==> flow/design.v <==
module band_scale(POT, audio, scaled, rst_n, clk);
input rst_n, clk;
input [11:0]POT;
input signed [15:0]audio;
output [15:0]scaled;
logic [23:0]potSq;
logic signed [12:0]signedPot; 
logic signed [28:0]FIRscaled; 
logic flagPos, flagNeg, upperZero, upperOnes;
logic [23:0] potSq_q1;
assign potSq = POT*POT;
always_ff @(posedge clk, negedge rst_n) begin
  if (!rst_n)
    potSq_q1 <= '0;
  else
    potSq_q1 <= potSq;
end
assign signedPot = {1'b0, potSq_q1[23:12]};
assign FIRscaled = signedPot * audio;
assign upperZero = !(FIRscaled[27] && FIRscaled[26] && FIRscaled[25]);
assign upperOnes = FIRscaled[27] || FIRscaled[26] || FIRscaled[25];
assign flagNeg = (FIRscaled[28] && upperZero);
assign flagPos = (!FIRscaled[28] && upperOnes);
assign scaled = flagNeg ? 16'h8000 :
		flagPos ? 16'h7FFF : 
		FIRscaled[25:10];
endmodule
module EQ_Engine(clk, rst_n, lft_lp_out, rght_lp_out, lft_b1_out, rght_b1_out, lft_b2_out, rght_b2_out, lft_b3_out, rght_b3_out, lft_hp_out, rght_hp_out, aud_out_lft, aud_out_rght, POT_LP, POT_B1, POT_B2, POT_B3, POT_HP, VOL_POT);
input clk, rst_n;
input [11:0] POT_LP, POT_B1, POT_B2, POT_B3, POT_HP, VOL_POT;
input signed [15:0] lft_lp_out, rght_lp_out, lft_b1_out, rght_b1_out, lft_b2_out, rght_b2_out, lft_b3_out, rght_b3_out, lft_hp_out, rght_hp_out;
output [15:0] aud_out_lft, aud_out_rght;
logic signed [15:0] scaled_lp_lft, scaled_b1_lft, scaled_b2_lft, scaled_b3_lft, scaled_hp_lft, scaled_lp_rght, scaled_b1_rght, scaled_b2_rght, scaled_b3_rght, scaled_hp_rght;
logic signed [15:0] scaled_lp_lft_ff, scaled_b1_lft_ff, scaled_b2_lft_ff, scaled_b3_lft_ff, scaled_hp_lft_ff, scaled_lp_rght_ff, scaled_b1_rght_ff, scaled_b2_rght_ff, scaled_b3_rght_ff, scaled_hp_rght_ff;
logic signed [15:0] band_scale_sum_lft_ff, band_scale_sum_rght_ff, band_scale_sum_rght, band_scale_sum_lft;
logic signed [28:0] aud_out_mult_lft, aud_out_mult_rght;
band_scale bsleftlp(.POT(POT_LP), .audio(lft_lp_out), .scaled(scaled_lp_lft_ff), .clk(clk), .rst_n(rst_n));
band_scale bsleftb1(.POT(POT_B1), .audio(lft_b1_out), .scaled(scaled_b1_lft_ff), .clk(clk), .rst_n(rst_n));
band_scale bsleftb2(.POT(POT_B2), .audio(lft_b2_out), .scaled(scaled_b2_lft_ff), .clk(clk), .rst_n(rst_n));
band_scale bsleftb3(.POT(POT_B3), .audio(lft_b3_out), .scaled(scaled_b3_lft_ff), .clk(clk), .rst_n(rst_n));
band_scale bslefthp(.POT(POT_HP), .audio(lft_hp_out), .scaled(scaled_hp_lft_ff), .clk(clk), .rst_n(rst_n));
assign band_scale_sum_lft_ff = (scaled_lp_lft + scaled_b1_lft + scaled_b2_lft + scaled_b3_lft + scaled_hp_lft);
assign aud_out_mult_lft = (band_scale_sum_lft * $signed({1'b0, VOL_POT}));
assign aud_out_lft = aud_out_mult_lft [27:12];
band_scale bsrightlp(.POT(POT_LP), .audio(rght_lp_out), .scaled(scaled_lp_rght_ff), .clk(clk), .rst_n(rst_n));
band_scale bsrightb1(.POT(POT_B1), .audio(rght_b1_out), .scaled(scaled_b1_rght_ff), .clk(clk), .rst_n(rst_n));
band_scale bsrightb2(.POT(POT_B2), .audio(rght_b2_out), .scaled(scaled_b2_rght_ff), .clk(clk), .rst_n(rst_n));
band_scale bsrightb3(.POT(POT_B3), .audio(rght_b3_out), .scaled(scaled_b3_rght_ff), .clk(clk), .rst_n(rst_n));
band_scale bsrighthp(.POT(POT_HP), .audio(rght_hp_out), .scaled(scaled_hp_rght_ff), .clk(clk), .rst_n(rst_n));
assign band_scale_sum_rght_ff = (scaled_lp_rght + scaled_b1_rght + scaled_b2_rght + scaled_b3_rght + scaled_hp_rght);
assign aud_out_mult_rght = (band_scale_sum_rght * $signed({1'b0, VOL_POT}));
assign aud_out_rght = aud_out_mult_rght [27:12];
always_ff @(posedge clk, negedge rst_n) begin
  if (!rst_n) begin
    scaled_lp_lft <= '0;
    scaled_b1_lft <= '0;
    scaled_b2_lft <= '0;
    scaled_b3_lft <= '0;
    scaled_hp_lft <= '0;
    scaled_lp_rght <= '0;
    scaled_b1_rght <= '0;
    scaled_b2_rght <= '0;
    scaled_b3_rght <= '0;
    scaled_hp_rght <= '0;
  end
  else begin
    scaled_lp_lft <= scaled_lp_lft_ff;
    scaled_b1_lft <= scaled_b1_lft_ff;
    scaled_b2_lft <= scaled_b2_lft_ff;
    scaled_b3_lft <= scaled_b3_lft_ff;
    scaled_hp_lft <= scaled_hp_lft_ff;
    scaled_lp_rght <= scaled_lp_rght_ff;
    scaled_b1_rght <= scaled_b1_rght_ff;
    scaled_b2_rght <= scaled_b2_rght_ff;
    scaled_b3_rght <= scaled_b3_rght_ff;
    scaled_hp_rght <= scaled_hp_rght_ff;
  end
end
always_ff @(posedge clk, negedge rst_n) begin
  if (!rst_n) begin
    band_scale_sum_lft <= '0;
    band_scale_sum_rght <= '0;
  end
  else begin
    band_scale_sum_lft <= band_scale_sum_lft_ff;
    band_scale_sum_rght <= band_scale_sum_rght_ff;
  end
end
endmodule
# Reports on EQ_Engine

What the tools print for EQ_Engine, step after step.
Lines are those of the file above, counted from 1.
Library cell names are shortened.
A cell with -- has no value.

Top module: EQ_Engine
Clock input: clk
Library: sky130hd
Timing corner: tt_025C_1v80

# Elaborated design

Counts by Yosys on the flattened word-level netlist (proc, flatten, opt, wreduce; memories kept). Register bits leave out memories and registers merged into their read ports (data or address); mux counts leave out enables and synchronous resets folded into registers. Print and check cells are left out. Cells with the same type and inputs are merged into one.

Input bits: 234
Output and inout port bits: 32
Elaborated cells: 142
Bits in registers: 312

Multiply operators: 17
Reduce/logical cells: 80
Add/subtract/negate cells: 8
Multiplexer cells: 20

Operators with widths:

| operator                     | count |
| multiplier 13 x 16 -> 29 bit | 10 |
| multiplier 12 x 12 -> 24 bit | 5 |
| multiplier 16 x 13 -> 28 bit | 2 |
| two-way mux 16 bit           | 20 |
| adder 16 bit                 | 8 |
| logical AND 1 bit            | 40 |
| logical OR 1 bit             | 20 |
| zero test 1 bit              | 20 |

# Depth

Longest topological path by Yosys (ltp), each cell counted once; first at word level (registers and memories cut), then after technology mapping (sequential cells cut; the memories' decode and read muxes count).

Depth in word-level cells: 6
ABC_AREA: 0
Depth in mapped cells: 27
Depth with buffers taken out: 24

# Synthesis result

The flow's flattened synthesis, as Yosys stat reports it; memories are mapped. The netlist is that of the ABC_AREA named above (0 if unset); the other value can give another one.

Synthesis area: 110165.7 µm²
Area of sequential cells: 6306.0 µm²
Cells in the netlist: 12052
Flip-flop cells: 252
Buffers: 481

Cell types:

| type     | count | total area (µm²) |
| fa_1     | 2591  | 5.19E+04 |
| ha_1     | 1062  | 1.33E+04 |
| inv_1    | 3311  | 1.24E+04 |
| and2_1   | 1377  | 8.61E+03 |
| dfrtp_1  | 252   | 6.31E+03 |
| nand2_1  | 1308  | 4.91E+03 |
| xnor2_1  | 262   | 2.29E+03 |
| clkbuf_1 | 473   | 1.78E+03 |
| o21a_1   | 145   | 1.09E+03 |
| a21oi_1  | 212   | 1.06E+03 |
| nor2_1   | 261   | 979.69 |
| xor2_1   | 103   | 902.115 |
| o21ai_0  | 98    | 490.47 |
| a21o_1   | 61    | 457.939 |
| nor3_1   | 74    | 370.355 |
| nor2b_1  | 57    | 356.592 |
| nand2b_1 | 32    | 200.192 |
| nand4_1  | 31    | 193.936 |

Other cell types: 55; their cells: 342.
The figures by module come from a second, unflattened synthesis with its own total; it is not the netlist above.

Cells (unflattened synthesis): 14599
Area total of the unflattened synthesis: 133797.1 µm²

Rows give one instance, submodules left out.

By module:

| module     | cells | area (µm²) | times used | seq. area (µm²) |
| band_scale | 1261  | 11233.3    | 10         | 300.3 |
| EQ_Engine  | 1989  | 21464.3    | 1          | 4804.6 |

# Timing after synthesis

OpenSTA on the mapped netlist: ideal clock, no wires. The path of least setup slack (recovery checks aside). Input and output delay are each 20% of the period. Register names are those of the netlist, which keeps one name where synthesis merged equal registers.

Path kind: input-to-output
Start: input VOL_POT[1]
End: output aud_out_rght[15]
Stages on the path: 22
Output delay: 2400 ps
Path slack: 1569 ps
Buffers on the path: 2
Delay of the path: 5631 ps
Launch time at the first pin: 2400 ps
Required time: 9600 ps
External input delay: 2400 ps
Arrival: 8031 ps
Clock period: 12000 ps
Period reached after synthesis: 10431 ps

"delay of the path" is the arrival time less input delay plus setup time.
A path that ends at an output port has no setup time.
"stages on the path" counts driving pins, that of a launching flip-flop among them; a cell with two outputs on the path counts twice.
"period reached after synthesis" = period - worst setup slack (recovery checks aside). The figure is calculated, with input and output delays left at 20% of the set period.
The rows between start and end are the longest chain of elaborated cells between them; the timing report does not say that the signal goes this way. Where chains are equally long, one stands for them.
A line is the first line of the expression or statement that the cell stems from. Yosys adds cells for indexed reads and writes and turns some case tables into memories.

Path through: clkbuf_1 clkbuf_1 nand2_1 fa_1 inv_1 fa_1 fa_1 inv_1 fa_1 inv_1 fa_1 ha_1 nand4_1 a2111oi_0 nor3_1 or4_1 nand3_1 o41ai_1 o21ai_0 o21a_1 nor2_1 xnor2_1
Cells in the longest elaborated chain: 1
Elaborated cells between the ends (all ways): 1
RTL lines with such cells: 1
Classes of those cells: 1 x mul

Ends and longest elaborated chain, after synthesis:

| what                         | line | text |
| start, declared              | 30   | `input [11:0] POT_LP, POT_B1, POT_B2, POT_B3, POT_HP, VOL_POT;` |
| multiplier 16 x 13 -> 28 bit | 51   | `assign aud_out_mult_rght = (band_scale_sum_rght * $signed({1'b0, VOL_POT}));` |
| end, declared                | 32   | `output [15:0] aud_out_lft, aud_out_rght;` |

# Timing after layout

From the final timing report of run 1: the path of least setup slack in the routed layout; clock arrival at registers is part of the times.
The path's times are printed in steps of 10 ps; the period is the one set.

Path kind: input-to-output
Start: input VOL_POT[8]
End: output aud_out_rght[15]
Path slack: 300 ps
Required time: 9360 ps
External input delay: 2340 ps
Arrival: 9060 ps
Buffers on the path: 3
Clock period: 11700 ps
Stages on the path: 23
Output delay: 2340 ps
Launch time at the first pin: 2340 ps

The rows between start and end are the longest chain of elaborated cells between them; the timing report does not say that the signal goes this way. Where chains are equally long, one stands for them.

Path through: clkdlybuf4s50_1 nand2_1 fa_1 fa_1 inv_1 fa_1 inv_1 fa_1 inv_1 fa_1 ha_1 nand4_1 a2111oi_2 buf_4 nor3_1 or4_1 nand3_1 o41ai_2 o21ai_0 o21a_1 nor2_1 xnor2_1 clkdlybuf4s50_1
Cells in the longest elaborated chain: 1
Elaborated cells between the ends (all ways): 1
RTL lines with such cells: 1
Classes of those cells: 1 x mul

Ends and longest elaborated chain, after layout:

| what                         | line | text |
| start, declared              | 30   | `input [11:0] POT_LP, POT_B1, POT_B2, POT_B3, POT_HP, VOL_POT;` |
| multiplier 16 x 13 -> 28 bit | 51   | `assign aud_out_mult_rght = (band_scale_sum_rght * $signed({1'b0, VOL_POT}));` |
| end, declared                | 32   | `output [15:0] aud_out_lft, aud_out_rght;` |

--- measured runs ---
Measured data: module EQ_Engine, platform sky130hd, 3 stored runs of the flow under differing settings, order arbitrary. Input and output delays are each 20% of the period that was set; the output load is 0.01 pF.
"achieved clock period" means the clock period less the worst setup slack. The figure is calculated, with input and output delays left at 20% of the set period.
By "time of the worst setup path" is meant the share of the clock period that the worst setup path is allowed (20% is reserved at inputs, 20% at outputs), minus its slack. Clock arrival times at its registers enter into it.
"time of the worst setup path" is given in steps of 10 ps.
A setting shown as n/a is not set for that run.

| item                                  | run 1           | run 2           | run 3           |
| CORE_UTILIZATION                      | 51              | 45              | 45              |
| PLACE_DENSITY                         | 0.6             | 0.6             | 0.6             |
| period_ns                             | 11.7            | 11.7            | 17.9            |
| CAP_MARGIN                            | 20              | 20              | 20              |
| CORE_MARGIN                           | 2               | 2               | 2               |
| SLEW_MARGIN                           | 20              | 20              | 20              |
| SETUP_SLACK_MARGIN                    | n/a             | 2.76            | n/a             |
| post-route setup TNS (ps)             | 0               | 0               | 0               |
| worst setup slack after layout (ps)   | 305             | 1570            | 3547            |
| achieved clock period (ps)            | 11395           | 10130           | 14353           |
| post-synthesis cell area (µm²)        | 110165.7        | 110165.7        | 110165.7        |
| time of the worst setup path (ps)     | 6720            | 5450            | 7190            |
| worst path kind                       | input-to-output | input-to-output | input-to-output |
| standard-cell area after layout (µm²) | 116723.0        | 118892.0        | 116519.0        |
| final worst hold slack (ps)           | 616             | 616             | 560             |
| post-route utilization (%)            | 54.4            | 48.9            | 47.9            |
| area of the die (µm²)                 | 219745.0        | 248786.0        | 248786.0        |
--- end ---
